==> flow/design.v <==
module alu_v(wire_clock, wire_reset, enable_alu, m2, m3, m4, opCode, FR_in, FR_out, useCarry, flagToShifthAndRot, dec);
   input  wire         wire_clock;
   input  wire         wire_reset;
   input  wire         enable_alu;
   output reg  [15:0]  m2;
   input  wire [15:0]  m3;
   input  wire [15:0]  m4;
   input  wire [5:0]   opCode;
   input  wire [15:0]  FR_in;
   output reg  [15:0]  FR_out;
   input  wire         useCarry;
   input  wire [2:0]   flagToShifthAndRot;
   input  wire         dec;
   reg [15:0]  m2_next;
   reg [15:0]  FR_next;
   reg         m2_we;
   reg [31:0]  temp;
   reg [15:0]  m3c;
   wire        cin = useCarry & FR_out[11];
   always @* begin
      m2_next = m2;
      FR_next = FR_out;
      m2_we   = 1'b0;
      temp    = 32'h00000000;
      m3c     = 16'h0000;
      casez(opCode)
        6'b000110: begin
           FR_next = FR_in;
        end
        6'b100000: begin
           temp = {16'h0000, m3} + {16'h0000, m4} + {31'h0, cin};
           FR_next[11] = (temp > 32'h0000ffff);
           m2_next = temp[15:0];
           m2_we = 1'b1;
           FR_next[12] = (temp[15:0] == 16'h0000);
        end
        6'b100001: begin
           temp = {16'h0000, m3} - {16'h0000, m4} + {31'h0, cin};
           m3c = m3 + {15'h0000, cin};
           m2_we = 1'b1;
           if(m4 > m3c) begin
              FR_next[6] = 1'b1;
              m2_next = 16'h0000;
           end
           else begin
              FR_next[6] = 1'b0;
              m2_next = temp[15:0];
           end
           FR_next[12] = (temp[15:0] == 16'h0000);
        end
        6'b100010: begin
           temp = m3 * m4;
           m2_next = temp[15:0];
           m2_we = 1'b1;
           FR_next[10] = (temp > 32'h0000ffff);
           FR_next[12] = (temp[15:0] == 16'h0000);
        end
        6'b100011: begin
           m2_we = 1'b1;
           if(m4 == 16'h0000) begin
              FR_next[9] = 1'b1;
              m2_next = 16'h0000;
           end
           else begin
              FR_next[9] = 1'b0;
              m2_next = m3 / m4;
           end
           FR_next[12] = (m2_next == 16'h0000);
        end
        6'b100101: begin
           m2_we = 1'b1;
           if(m4 == 16'h0000) begin
              FR_next[9] = 1'b1;
              m2_next = 16'h0000;
           end
           else begin
              FR_next[9] = 1'b0;
              m2_next = m3 % m4;
           end
           FR_next[12] = (m2_next == 16'h0000);
        end
        6'b100100: begin
           m2_we = 1'b1;
           if(dec == 1'b0) begin
              m2_next = m3 + 16'h0001;
              FR_next[12] = 1'b0;
           end
           else begin
              m2_next = m3 - 16'h0001;
              FR_next[12] = (m2_next == 16'h0000);
           end
        end
        6'b010110: begin
           if(m3 == m4) FR_next[15:13] = 3'b001;
           if(m3 <  m4) FR_next[15:13] = 3'b010;
           if(m3 >  m4) FR_next[15:13] = 3'b100;
        end
        6'b010010: begin
           m2_next = m3 & m4;
           m2_we = 1'b1;
           if(m2_next == 16'h0000) FR_next[12] = 1'b1;
        end
        6'b010011: begin
           m2_next = m3 | m4;
           m2_we = 1'b1;
           if(m2_next == 16'h0000) FR_next[12] = 1'b1;
        end
        6'b010100: begin
           m2_next = m3 ^ m4;
           m2_we = 1'b1;
           if(m2_next == 16'h0000) FR_next[12] = 1'b1;
        end
        6'b010101: begin
           m2_next = ~m3;
           m2_we = 1'b1;
           if(m2_next == 16'h0000) FR_next[12] = 1'b1;
        end
        6'b010000: begin
           m2_we = 1'b1;
           casez(flagToShifthAndRot)
             3'b10?: m2_next = ((m3 << m4) & 16'hffff) | (m3 >> (16'h000f - m4));
             3'b11?: m2_next = ((m3 >> (16'h0010 - m4)) | (m3 << m4)) & 16'hffff;
             3'b00?: m2_next = m3 << m4;
             default: m2_next = m3 >> m4;
           endcase
        end
        default: begin
        end
      endcase
   end
   always @(posedge wire_clock) begin
      if(wire_reset) begin
         FR_out <= 16'h0000;
      end
      else if(enable_alu) begin
         FR_out <= FR_next;
         if(m2_we) m2 <= m2_next;
      end
   end
endmodule
module control_unit_v(wire_clock, wire_reset, bus_RAM_DATA_IN, bus_RAM_DATA_OUT, bus_RAM_ADDRESS, wire_RW, bus_keyboard, videoflag, bus_vga_pos, bus_vga_char, enable_alu, FR_in_at_control, FR_out_at_control, opcode, useCarry, flagToShifthAndRot, useDec, m2, m3, m4, data_debug, led);
   input  wire        wire_clock;
   input  wire        wire_reset;
   input  wire [15:0] bus_RAM_DATA_IN;
   output reg  [15:0] bus_RAM_DATA_OUT;
   output reg  [15:0] bus_RAM_ADDRESS;
   output reg         wire_RW;
   input  wire [7:0]  bus_keyboard;
   output reg         videoflag;
   output reg  [15:0] bus_vga_pos;
   output reg  [15:0] bus_vga_char;
   output reg         enable_alu;
   input  wire [15:0] FR_in_at_control;
   output reg  [15:0] FR_out_at_control;
   output reg  [5:0]  opcode;
   output reg         useCarry;
   output reg  [2:0]  flagToShifthAndRot;
   output reg         useDec;
   input  wire [15:0] m2;
   output reg  [15:0] m3;
   output reg  [15:0] m4;
   output wire [15:0] data_debug;
   output wire [15:0] led;
   reg [2:0]   stage;
   reg         processing_instruction;
   reg [15:0]  IR;
   reg [15:0]  PC;
   reg [15:0]  Rn [0:7];
   reg [15:0]  END;
   reg [15:0]  SP;
   assign led = 16'h0000;
   assign data_debug = 16'h0000;
   wire [2:0]  ra = IR[9:7];
   wire [2:0]  rb = IR[6:4];
   wire [2:0]  rc = IR[3:1];
   wire [15:0] FR = FR_in_at_control;
   reg cond;
   always @* begin
      case(IR[9:6])
        4'b0000: cond = 1'b1;
        4'b0001: cond = FR[13];
        4'b0010: cond = ~FR[13];
        4'b0011: cond = FR[12];
        4'b0100: cond = ~FR[12];
        4'b0101: cond = FR[11];
        4'b0110: cond = ~FR[11];
        4'b0111: cond = FR[15];
        4'b1000: cond = FR[14];
        4'b1001: cond = FR[15] | FR[13];
        4'b1010: cond = FR[14] | FR[13];
        4'b1011: cond = FR[10];
        4'b1100: cond = ~FR[10];
        4'b1101: cond = FR[6];
        4'b1110: cond = FR[9];
        default: cond = 1'b0;
      endcase
   end
   always @(posedge wire_clock) begin
      if(wire_reset) begin
         wire_RW <= 1'b0;
         PC <= 16'h0000;
         SP <= 16'h7ffc;
         videoflag <= 1'b0;
         enable_alu <= 1'b0;
         Rn[1] <= 16'h0121;
         Rn[3] <= 16'h0241;
         stage <= 3'd1;
         processing_instruction <= 1'b0;
      end
      else begin
         stage <= stage + 3'd1;
         enable_alu <= 1'b0;
         if(processing_instruction == 1'b0) begin
            case(stage)
              3'd1: begin
                 bus_RAM_ADDRESS <= PC;
              end
              3'd2: begin
                 processing_instruction <= 1'b1;
                 IR <= bus_RAM_DATA_IN;
                 PC <= PC + 16'h0001;
                 stage <= 3'd1;
              end
              default: ;
            endcase
         end
         else begin
            casez(IR)
              16'b110000??????????: begin
                 case(stage)
                   3'd1: bus_RAM_ADDRESS <= PC;
                   3'd2: END <= bus_RAM_DATA_IN;
                   3'd3: bus_RAM_ADDRESS <= END;
                   3'd4: begin
                      PC <= PC + 16'h0001;
                      Rn[ra] <= bus_RAM_DATA_IN;
                      processing_instruction <= 1'b0;
                      stage <= 3'd1;
                   end
                   default: ;
                 endcase
              end
              16'b110001??????????: begin
                 case(stage)
                   3'd1: bus_RAM_ADDRESS <= PC;
                   3'd2: END <= bus_RAM_DATA_IN;
                   3'd3: bus_RAM_ADDRESS <= END;
                   3'd4: begin
                      wire_RW <= 1'b1;
                      bus_RAM_DATA_OUT <= Rn[ra];
                   end
                   3'd5: begin
                      PC <= PC + 16'h0001;
                      wire_RW <= 1'b0;
                      processing_instruction <= 1'b0;
                      stage <= 3'd1;
                   end
                   default: ;
                 endcase
              end
              16'b111101??????????: begin
                 case(stage)
                   3'd1: bus_RAM_ADDRESS <= Rn[ra];
                   3'd2: begin
                      wire_RW <= 1'b1;
                      bus_RAM_DATA_OUT <= Rn[rb];
                   end
                   3'd3: begin
                      wire_RW <= 1'b0;
                      processing_instruction <= 1'b0;
                      stage <= 3'd1;
                   end
                   default: ;
                 endcase
              end
              16'b111100??????????: begin
                 case(stage)
                   3'd1: bus_RAM_ADDRESS <= Rn[rb];
                   3'd2: begin
                      Rn[ra] <= bus_RAM_DATA_IN;
                      processing_instruction <= 1'b0;
                      stage <= 3'd1;
                   end
                   default: ;
                 endcase
              end
              16'b111000??????????: begin
                 case(stage)
                   3'd1: bus_RAM_ADDRESS <= PC;
                   3'd2: begin
                      Rn[ra] <= bus_RAM_DATA_IN;
                      PC <= PC + 16'h0001;
                      processing_instruction <= 1'b0;
                      stage <= 3'd1;
                   end
                   default: ;
                 endcase
              end
              16'b110011??????????: begin
                 case(stage)
                   3'd1: begin
                      casez(IR[1:0])
                        2'b?0: Rn[ra] <= Rn[rb];
                        2'b01: Rn[ra] <= SP;
                        2'b11: SP <= Rn[ra];
                      endcase
                   end
                   3'd2: begin
                      processing_instruction <= 1'b0;
                      stage <= 3'd1;
                   end
                   default: ;
                 endcase
              end
              16'b110010??????????: begin
                 case(stage)
                   3'd1: begin
                      bus_vga_pos <= Rn[rb];
                      bus_vga_char <= Rn[ra];
                   end
                   3'd2: begin
                      if(bus_vga_char[11:8] == 4'h0)
                        bus_vga_char <= Rn[ra] + 16'h0f00;
                      else if(bus_vga_char[11:8] == 4'hf)
                        bus_vga_char <= Rn[ra] - 16'h0f00;
                   end
                   3'd3: videoflag <= 1'b1;
                   3'd4: videoflag <= 1'b0;
                   3'd5: begin
                      processing_instruction <= 1'b0;
                      stage <= 3'd1;
                   end
                   default: ;
                 endcase
              end
              16'b110101??????????: begin
                 case(stage)
                   3'd1: Rn[ra] <= {8'h00, bus_keyboard};
                   3'd2: begin
                      processing_instruction <= 1'b0;
                      stage <= 3'd1;
                   end
                   default: ;
                 endcase
              end
              16'b000101??????????: begin
                 case(stage)
                   3'd1: bus_RAM_ADDRESS <= SP;
                   3'd2: begin
                      wire_RW <= 1'b1;
                      if(IR[6] == 1'b0)
                        bus_RAM_DATA_OUT <= Rn[ra];
                      else
                        bus_RAM_DATA_OUT <= FR;
                   end
                   3'd3: begin
                      wire_RW <= 1'b0;
                      processing_instruction <= 1'b0;
                      stage <= 3'd1;
                      SP <= SP - 16'h0001;
                   end
                   default: ;
                 endcase
              end
              16'b000110??????????: begin
                 case(stage)
                   3'd1: SP <= SP + 16'h0001;
                   3'd2: bus_RAM_ADDRESS <= SP;
                   3'd3: begin
                      if(IR[6] == 1'b0) begin
                         Rn[ra] <= bus_RAM_DATA_IN;
                      end
                      else begin
                         FR_out_at_control <= bus_RAM_DATA_IN;
                         opcode <= IR[15:10];
                         enable_alu <= 1'b1;
                      end
                   end
                   3'd6: begin
                      processing_instruction <= 1'b0;
                      stage <= 3'd1;
                   end
                   default: ;
                 endcase
              end
              16'b000100??????????: begin
                 case(stage)
                   3'd1: SP <= SP + 16'h0001;
                   3'd2: bus_RAM_ADDRESS <= SP;
                   3'd3: PC <= bus_RAM_DATA_IN;
                   3'd4: begin
                      PC <= PC + 16'h0001;
                      processing_instruction <= 1'b0;
                      stage <= 3'd1;
                   end
                   default: ;
                 endcase
              end
              16'b100000??????????, 16'b100001??????????, 16'b100010??????????,
              16'b100011??????????, 16'b100101??????????, 16'b010010??????????,
              16'b010011??????????, 16'b010100??????????, 16'b010101??????????,
              16'b100100??????????, 16'b010110??????????, 16'b010000??????????: begin
                 case(stage)
                   3'd1: begin
                      opcode <= IR[15:10];
                      enable_alu <= 1'b1;
                      casez(IR[15:10])
                        6'b100100: begin
                           m3 <= Rn[ra];
                           useDec <= IR[6];
                        end
                        6'b010110: begin
                           m3 <= Rn[ra];
                           m4 <= Rn[rb];
                        end
                        6'b010101: begin
                           m3 <= Rn[rb];
                        end
                        6'b010000: begin
                           m3 <= Rn[ra];
                           m4 <= {12'h000, IR[3:0]};
                           flagToShifthAndRot <= IR[6:4];
                        end
                        6'b10000?: begin
                           m3 <= Rn[rb];
                           m4 <= Rn[rc];
                           useCarry <= IR[0];
                        end
                        default: begin
                           m3 <= Rn[rb];
                           m4 <= Rn[rc];
                        end
                      endcase
                   end
                   3'd6: begin
                      if(IR[15:10] == 6'b010110)
                        bus_vga_char <= FR;
                      else
                        Rn[ra] <= m2;
                      if(IR[15:10] == 6'b010100)
                        bus_vga_char <= m2;
                      processing_instruction <= 1'b0;
                      stage <= 3'd1;
                   end
                   default: ;
                 endcase
              end
              16'b000010??????????: begin
                 case(stage)
                   3'd1: bus_RAM_ADDRESS <= PC;
                   3'd2: if(cond) PC <= bus_RAM_DATA_IN - 16'h0001;
                   3'd3: PC <= PC + 16'h0001;
                   3'd4: begin
                      processing_instruction <= 1'b0;
                      stage <= 3'd1;
                   end
                   default: ;
                 endcase
              end
              16'b000011??????????: begin
                 case(stage)
                   3'd1: bus_RAM_ADDRESS <= SP;
                   3'd2: begin
                      wire_RW <= 1'b1;
                      bus_RAM_DATA_OUT <= PC;
                   end
                   3'd3: wire_RW <= 1'b0;
                   3'd4: bus_RAM_ADDRESS <= PC;
                   3'd5: begin
                      if(cond) begin
                         PC <= bus_RAM_DATA_IN - 16'h0001;
                         SP <= SP - 16'h0001;
                      end
                   end
                   3'd6: PC <= PC + 16'h0001;
                   3'd7: begin
                      processing_instruction <= 1'b0;
                      stage <= 3'd1;
                   end
                   default: ;
                 endcase
              end
              default: begin
                 wire_RW <= 1'b0;
                 processing_instruction <= 1'b0;
                 stage <= 3'd1;
              end
            endcase
         end
      end
   end
endmodule
module  cpu_v(wire_clock, wire_reset, bus_RAM_DATA_IN,bus_RAM_DATA_OUT,bus_RAM_ADDRESS,wire_RW, bus_keyboard, videoflag, bus_vga_pos, bus_vga_char,data_debug, led);
   input wire         wire_clock;
   input wire         wire_reset;
   input wire [15:0]  bus_RAM_DATA_IN;
   output wire [15:0]  bus_RAM_DATA_OUT;
   output wire [15:0]  bus_RAM_ADDRESS;
   output wire         wire_RW;
   input  wire [7:0]  bus_keyboard;
   output wire         videoflag;
   output wire [15:0]  bus_vga_pos;
   output wire [15:0]  bus_vga_char;
   output wire [15:0]  data_debug;
   output wire [15:0]  led;
   wire [15:0]         m2;
   wire [15:0]         m3;
   wire [15:0]         m4;
   wire                enable_alu;
   wire [5:0]          opCode;
   wire                useCarry;
   wire                useDec;
   wire [15:0]         FR_in_at_control;
   wire [15:0]         FR_out_at_control;
   wire [2:0]          flagToShifthAndRot;
   alu_v alu_v_dut(wire_clock,wire_reset,enable_alu,m2,m3,m4,opCode,FR_out_at_control,FR_in_at_control,useCarry,flagToShifthAndRot,useDec);
   control_unit_v control_v_dut(wire_clock, wire_reset, bus_RAM_DATA_IN,bus_RAM_DATA_OUT,bus_RAM_ADDRESS,wire_RW, bus_keyboard, videoflag, bus_vga_pos, bus_vga_char,enable_alu,FR_in_at_control,FR_out_at_control,opCode,useCarry,flagToShifthAndRot,useDec,m2,m3,m4,data_debug, led);
endmodule
Memo
Re: synthesis data of cpu_v

Tool chain data of cpu_v
Module cpu_v before and after one edit of its RTL, step after step.
Lines under "before" count in the file above, lines under "after" in the edited file.
"change": "after" minus "before" as printed here.
Operators: Yosys type, input widths -> output width; for muxes data width and select width s.
Library cell names are shortened.
A cell with - has no value.
Set-up
  design top: cpu_v
  clock input: wire_clock
  standard-cell library: sky130hd
  timing corner: tt_025C_1v80

Diff
The edit as a unified diff against the file above.
A script made this edit. It changes what the design does and was not meant as an optimisation.
begin of diff
@@ -119,5 +119,5 @@
            m2_we = 1'b1;
            casez(flagToShifthAndRot)
-             3'b10?: m2_next = ((m3 << m4) & 16'hffff) | (m3 >> (16'h000f - m4));
+             3'b10?: m2_next = ((m3 << m4) & 16'hffff) | (m3 << (16'h000f - m4));
              3'b11?: m2_next = ((m3 >> (16'h0010 - m4)) | (m3 << m4)) & 16'hffff;
              3'b00?: m2_next = m3 << m4;
end of diff

Word level
Counts by Yosys on the flattened word-level netlist (proc, flatten, opt, wreduce; memories kept). Print and check cells are left out.
Yosys's memory passes give these memory sizes; they may raise the number of words (mostly to a power of two), join words into wider ones and drop unused or constant bits.
Bit counts
  output and inout port bits: before 98, after 98, change 0
  register bits: before 226, after 226, change 0
  memory cells: before 1, after 1, change 0
  input bits: before 26, after 26, change 0
  elaborated cells: before 435, after 435, change 0
  word width x clocked read ports: before 48, after 48, change 0
  RAM bits: before 128, after 128, change 0
Cells by class
  reductions and logical operators: before 71, after 71, change 0
  div/mod/pow operators: before 2, after 2, change 0
  multiplexer cells: before 178, after 178, change 0
  multiply operators: before 1, after 1, change 0
  bitwise logic cells: before 25, after 25, change 0
  eq/ne operators: before 104, after 104, change 0
  shift-type cells: before 4, after 4, change 0
  $lt $le $gt $ge: before 5, after 5, change 0
  $add $sub $neg: before 16, after 16, change 0
Memories
  words x width with read and write ports: before control_v_dut.Rn 8x16 r3 w2, after control_v_dut.Rn 8x16 r3 w2
Operator list
  $shr 16x16->16: before 3, after 2, change -1
  $shl 16x16->16: before 1, after 2, change +1
Operator kinds equal on both sides are left out: 88.

Logic depth
Depth = most cells in a row (Yosys ltp): at word level without a register or memory, in the mapped netlist without a sequential cell, where the memories' decode and read muxes count.
Logic depth
  depth after elaboration: before 14, after 14, change 0
  ABC_AREA: before 0, after 0
  depth in mapped cells: before 137, after 138, change +1
  gate-level depth less buffers: before 122, after 128, change +6

Netlist
Source: synth_stat.txt of the flow (Yosys; design flattened, memories mapped). It holds for the ABC_AREA given above (unset counts as 0); a run with the other value may have another netlist.
Cell types
  o21ai_0: before 208, after 293, change +85
  nand2_1: before 525, after 571, change +46
  clkbuf_1: before 243, after 272, change +29
  nor3_1: before 153, after 126, change -27
  xnor2_1: before 137, after 161, change +24
  inv_1: before 373, after 392, change +19
  nor2_1: before 524, after 506, change -18
  mux2_2: before 47, after 29, change -18
  a31oi_1: before 61, after 44, change -17
  a21oi_1: before 325, after 340, change +15
  mux2i_1: before 113, after 128, change +15
  nand2b_1: before 32, after 45, change +13
  o21bai_1: before 16, after 28, change +12
  xor2_1: before 72, after 61, change -11
  a21o_1: before 53, after 63, change +10
  buf_2: before 14, after 4, change -10
  a221o_1: before 13, after 3, change -10
  a221oi_1: before 28, after 37, change +9
Cell types equal on both sides are left out: 10.
The list need not be complete.
Synthesis totals
  cell count: before 5090, after 5245, change +155
  synthesis area (um^2): before 43907.1, after 44536.5, change +629.4
  flip-flop cells: before 362, after 362, change 0
  buffer cells: before 338, after 357, change +19
By module: a second synthesis without flattening, with its own total; a netlist apart from the flattened one above.
Second synthesis, totals
  cells (unflattened synthesis): before 5037, after 5176, change +139
  area (unflattened synthesis) (um^2): before 44088.5, after 44881.8, change +793.3
Rows give one instance, submodules left out.
Modules, before
  alu_v: seq. area 800.8 um^2, times used 1, area 23933.0 um^2, cells 3240
  control_unit_v: seq. area 9298.9 um^2, times used 1, area 20155.6 um^2, cells 1797
  cpu_v: seq. area 0.0 um^2, times used 1, area 0.0 um^2, cells 0
Modules, after
  alu_v: seq. area 800.8 um^2, times used 1, area 24743.7 um^2, cells 3379
  control_unit_v: seq. area 9298.9 um^2, times used 1, area 20138.1 um^2, cells 1797
  cpu_v: seq. area 0.0 um^2, times used 1, area 0.0 um^2, cells 0

Timing after synthesis
Path of least setup slack by OpenSTA after synthesis, without wires, with an ideal clock, recovery checks aside; 20% of the period is set as input and as output delay. Where synthesis merged equal registers, the netlist keeps one of their names.
Timing path post-synthesis
  path type: before reg2reg, after reg2reg
  from: before reg control_v_dut.m4[0], after reg control_v_dut.m4[4]
  to: before reg alu_v_dut.FR_out[12], after reg alu_v_dut.FR_out[12]
  driving pins on the path: before 120, after 127, change +7
  buffers on the path: before 13, after 16, change +3
  setup time (ps): before 73, after 127, change +54
  time at the first pin (ps): before 0, after 0, change 0
  clock period (ps): before 32000, after 32000, change 0
  required time (ps): before 31927, after 31873, change -54
  delay of the path (ps): before 27426, after 30402, change +2976
  slack (ps): before 4574, after 1598, change -2976
  arrival (ps): before 27353, after 30275, change +2922
  period reached after synthesis (ps): before 27426, after 30402, change +2976
"delay of the path" is the arrival time less input delay plus setup time.
"driving pins on the path": output pins that drive a net of the path, with the launching flip-flop's if there is one; two outputs of one cell count as two.
"period reached after synthesis" = period - worst setup slack (recovery checks aside). The figure is calculated, with input and output delays left at 20% of the set period.
Between the ends stands the longest chain of elaborated cells between them, by number of cells; it is not shown to be the way that was timed. Of several equally long chains one is given.
A line is the first line of the expression or statement that the cell stems from. Yosys adds cells for indexed reads and writes and turns some case tables into memories.
A register here has more assigning lines than the two given.
On the way, post-synthesis, before
  cell sequence: edfxtp_1 > clkbuf_1 > inv_2 > buf_1 > ha_1 > nor4b_1 > nand4_1 > nor2_1 > nor2_1 > ha_1 > o21a_1 > nor2_1 > or4_1 > nand2_1 > ha_1 > nand4_1 > o32ai_4 > nand2_2 > (+84 left out) > o2111a_1 > a311o_1 > a31o_2 > clkbuf_1 > clkbuf_1 > nor2_1 > nor2_1 > ha_1 > and3_1 > and3_1 > a211o_1 > o22ai_1 > nor2_1 > a222oi_1 > nand4_1 > nor4_2 > nand4b_1 > o211ai_2
  cells in the longest elaborated chain: 5
  elaborated cells on any way between the ends: 31
Ends and longest elaborated chain, post-synthesis, before
  start: declaration: RTL line 161  | output reg  [15:0] m4;
  start: assignment: RTL line 414  | m4 <= Rn[rb];
  start: assignment: RTL line 421  | m4 <= {12'h000, IR[3:0]};
  $mod 16x16->16: RTL line 78  | m2_next = m3 % m4;
  $mux 16: RTL line 72  | if(m4 == 16'h0000) begin
  $mux 16: RTL line 26  | casez(opCode)
  $logic_not 16->1: RTL line 80  | FR_next[12] = (m2_next == 16'h0000);
  $pmux 1 s11: RTL line 26
  end: assignment: RTL line 133  | FR_out <= 16'h0000;
  end: assignment: RTL line 136  | FR_out <= FR_next;
  end: declaration: RTL line 10  | output reg  [15:0]  FR_out;
On the way, post-synthesis, after
  cell sequence: edfxtp_1 > clkbuf_1 > clkinv_1 > ha_1 > buf_2 > or3b_2 > or3_4 > buf_6 > nor3_1 > a221oi_1 > nor2b_1 > inv_1 > ha_1 > o21ai_0 > a2111oi_4 > mux2i_1 > ha_1 > o21a_1 > (+91 left out) > a21oi_1 > a31oi_1 > o21a_1 > clkbuf_1 > nand2_1 > o21a_1 > ha_1 > nor2_1 > nor2_1 > a31oi_1 > o221ai_1 > o41ai_1 > clkbuf_1 > clkbuf_1 > o21ai_0 > o2bb2ai_1 > and4b_1 > or3_1
  cells in the longest elaborated chain: 5
  elaborated cells on any way between the ends: 31
Ends and longest elaborated chain, post-synthesis, after
  start: declaration: RTL line 161  | output reg  [15:0] m4;
  start: assignment: RTL line 414  | m4 <= Rn[rb];
  start: assignment: RTL line 421  | m4 <= {12'h000, IR[3:0]};
  $mod 16x16->16: RTL line 78  | m2_next = m3 % m4;
  $mux 16: RTL line 72  | if(m4 == 16'h0000) begin
  $mux 16: RTL line 26  | casez(opCode)
  $logic_not 16->1: RTL line 80  | FR_next[12] = (m2_next == 16'h0000);
  $pmux 1 s11: RTL line 26
  end: assignment: RTL line 133  | FR_out <= 16'h0000;
  end: assignment: RTL line 136  | FR_out <= FR_next;
  end: declaration: RTL line 10  | output reg  [15:0]  FR_out;

Worst path after layout
From the final timing report of the runs of pair A: the path of least setup slack in the routed layout; clock arrival at registers is part of the times.
The report prints the path's times to 10 ps; the period is as set.
Timing path post-layout
  path type: before reg2reg, after reg2reg
  from: before reg control_v_dut.m3[10], after reg control_v_dut.m4[12]
  to: before reg alu_v_dut.m2[13], after reg alu_v_dut.FR_out[12]
  buffers on the path: before 6, after 11, change +5
  time at the first pin (ps): before 610, after 590, change -20
  required time (ps): before 31550, after 31570, change +20
  slack (ps): before 1580, after 1290, change -290
  arrival (ps): before 29970, after 30280, change +310
  clock period (ps): before 31100, after 31100, change 0
  driving pins on the path: before 115, after 122, change +7
  setup time (ps): before 160, after 120, change -40
Between the ends stands the longest chain of elaborated cells between them, by number of cells; it is not shown to be the way that was timed. Of several equally long chains one is given.
A register here has more assigning lines than the two given.
On the way, post-layout, before
  cell sequence: edfxtp_1 > nor3_1 > nand4_2 > nor2_1 > nor2_1 > ha_1 > o21a_1 > nor2_1 > o32ai_1 > o21ai_1 > ha_1 > nand4_1 > o32ai_4 > nand2_2 > nand2_1 > o31ai_1 > ha_1 > or3_1 > (+79 left out) > nor2_1 > ha_1 > o21ai_0 > nand2b_1 > o2111a_1 > a311o_1 > a31o_4 > mux2i_4 > fa_1 > a21oi_1 > o2111ai_1 > nand3_1 > a21oi_1 > o22ai_2 > nand2_1 > o31ai_1 > nand3_1 > a32oi_1
Ends and longest elaborated chain, post-layout, before
  start: declaration: RTL line 160  | output reg  [15:0] m3;
  start: assignment: RTL line 409  | m3 <= Rn[ra];
  start: assignment: RTL line 413  | m3 <= Rn[ra];
  end: assignment: RTL line 137  | if(m2_we) m2 <= m2_next;
  end: declaration: RTL line 5  | output reg  [15:0]  m2;
before: Chain of elaborated cells between the ends: none given.
On the way, post-layout, after
  cell sequence: edfxtp_1 > or4_1 > or3_4 > nor3_2 > a221oi_1 > nor2b_1 > inv_1 > ha_1 > o21ai_0 > a2111oi_4 > buf_4 > o21ai_0 > ha_1 > and3_1 > and4_1 > nand3b_1 > nand2_1 > mux2_2 > (+86 left out) > a2111oi_2 > a21oi_2 > a31oi_2 > o21a_2 > nand2_2 > o31ai_4 > inv_1 > ha_1 > nand2_1 > or3_1 > nor4_4 > o41ai_4 > buf_2 > a31oi_1 > o21ai_0 > a31oi_1 > o21ai_0 > or3_1
  cells in the longest elaborated chain: 5
  elaborated cells on any way between the ends: 31
Ends and longest elaborated chain, post-layout, after
  start: declaration: RTL line 161  | output reg  [15:0] m4;
  start: assignment: RTL line 414  | m4 <= Rn[rb];
  start: assignment: RTL line 421  | m4 <= {12'h000, IR[3:0]};
  $mod 16x16->16: RTL line 78  | m2_next = m3 % m4;
  $mux 16: RTL line 72  | if(m4 == 16'h0000) begin
  $mux 16: RTL line 26  | casez(opCode)
  $logic_not 16->1: RTL line 80  | FR_next[12] = (m2_next == 16'h0000);
  $pmux 1 s11: RTL line 26
  end: assignment: RTL line 133  | FR_out <= 16'h0000;
  end: assignment: RTL line 136  | FR_out <= FR_next;
  end: declaration: RTL line 10  | output reg  [15:0]  FR_out;

Layout results
Runs of the flow (Yosys, OpenROAD) on both versions; the two runs of a pair have the same settings. The constraints put input and output delay at 20% of the set period each and load the outputs with 0.01 pF.
Flow settings, pair A
  CORE_UTILIZATION: 40
  period_ns: 31.1
  CAP_MARGIN: 20
  CORE_MARGIN: 2
  SLEW_MARGIN: 20
Measured results, pair A
  standard-cell area of the final layout (um^2): before 48044.8, after 49282.3, change +1237.5
  post-layout utilization: before 0.441, after 0.446, change +0.005
  setup TNS (ps): before 0, after 0, change 0
  setup slack of the worst path (ps): before 1583, after 1288, change -295
  cell area after synthesis (um^2): before 43907.1, after 44536.5, change +629.4
  clock period achieved (ps): before 29517, after 29812, change +295
  worst-case hold slack (ps): before 477, after 469, change -8
  total power of the final layout (mW): before 1.631, after 1.701, change +0.070
  overall die area (um^2): before 112433.0, after 114028.0, change +1595.0
Flow settings, pair B
  CAP_MARGIN: 25
  CELL_PAD_IN_SITES_DETAIL_PLACEMENT: 2
  CORE_MARGIN: 2
  CORE_UTILIZATION: 39
  CTS_CLUSTER_SIZE: 45
  PLACE_DENSITY: 0.71
  SETUP_SLACK_MARGIN: -1.41
  period_ns: 42.5
  SLEW_MARGIN: 20
Measured results, pair B
  standard-cell area of the final layout (um^2): before 48144.9, after 48794.3, change +649.4
  post-layout utilization: before 0.43, after 0.433, change +0.003
  setup TNS (ps): before 0, after 0, change 0
  setup slack of the worst path (ps): before 7288, after 3174, change -4114
  cell area after synthesis (um^2): before 43907.1, after 44536.5, change +629.4
  clock period achieved (ps): before 35212, after 39326, change +4114
  worst-case hold slack (ps): before 532, after 504, change -28
  total power of the final layout (mW): before 1.313, after 1.373, change +0.060
  overall die area (um^2): before 115281.0, after 116916.0, change +1635.0
"clock period achieved" = clock period - worst setup slack. The figure is calculated, with input and output delays left at 20% of the set period.
"total power of the final layout" rests on the timing tool's default activity at the inputs, not on a simulated workload.
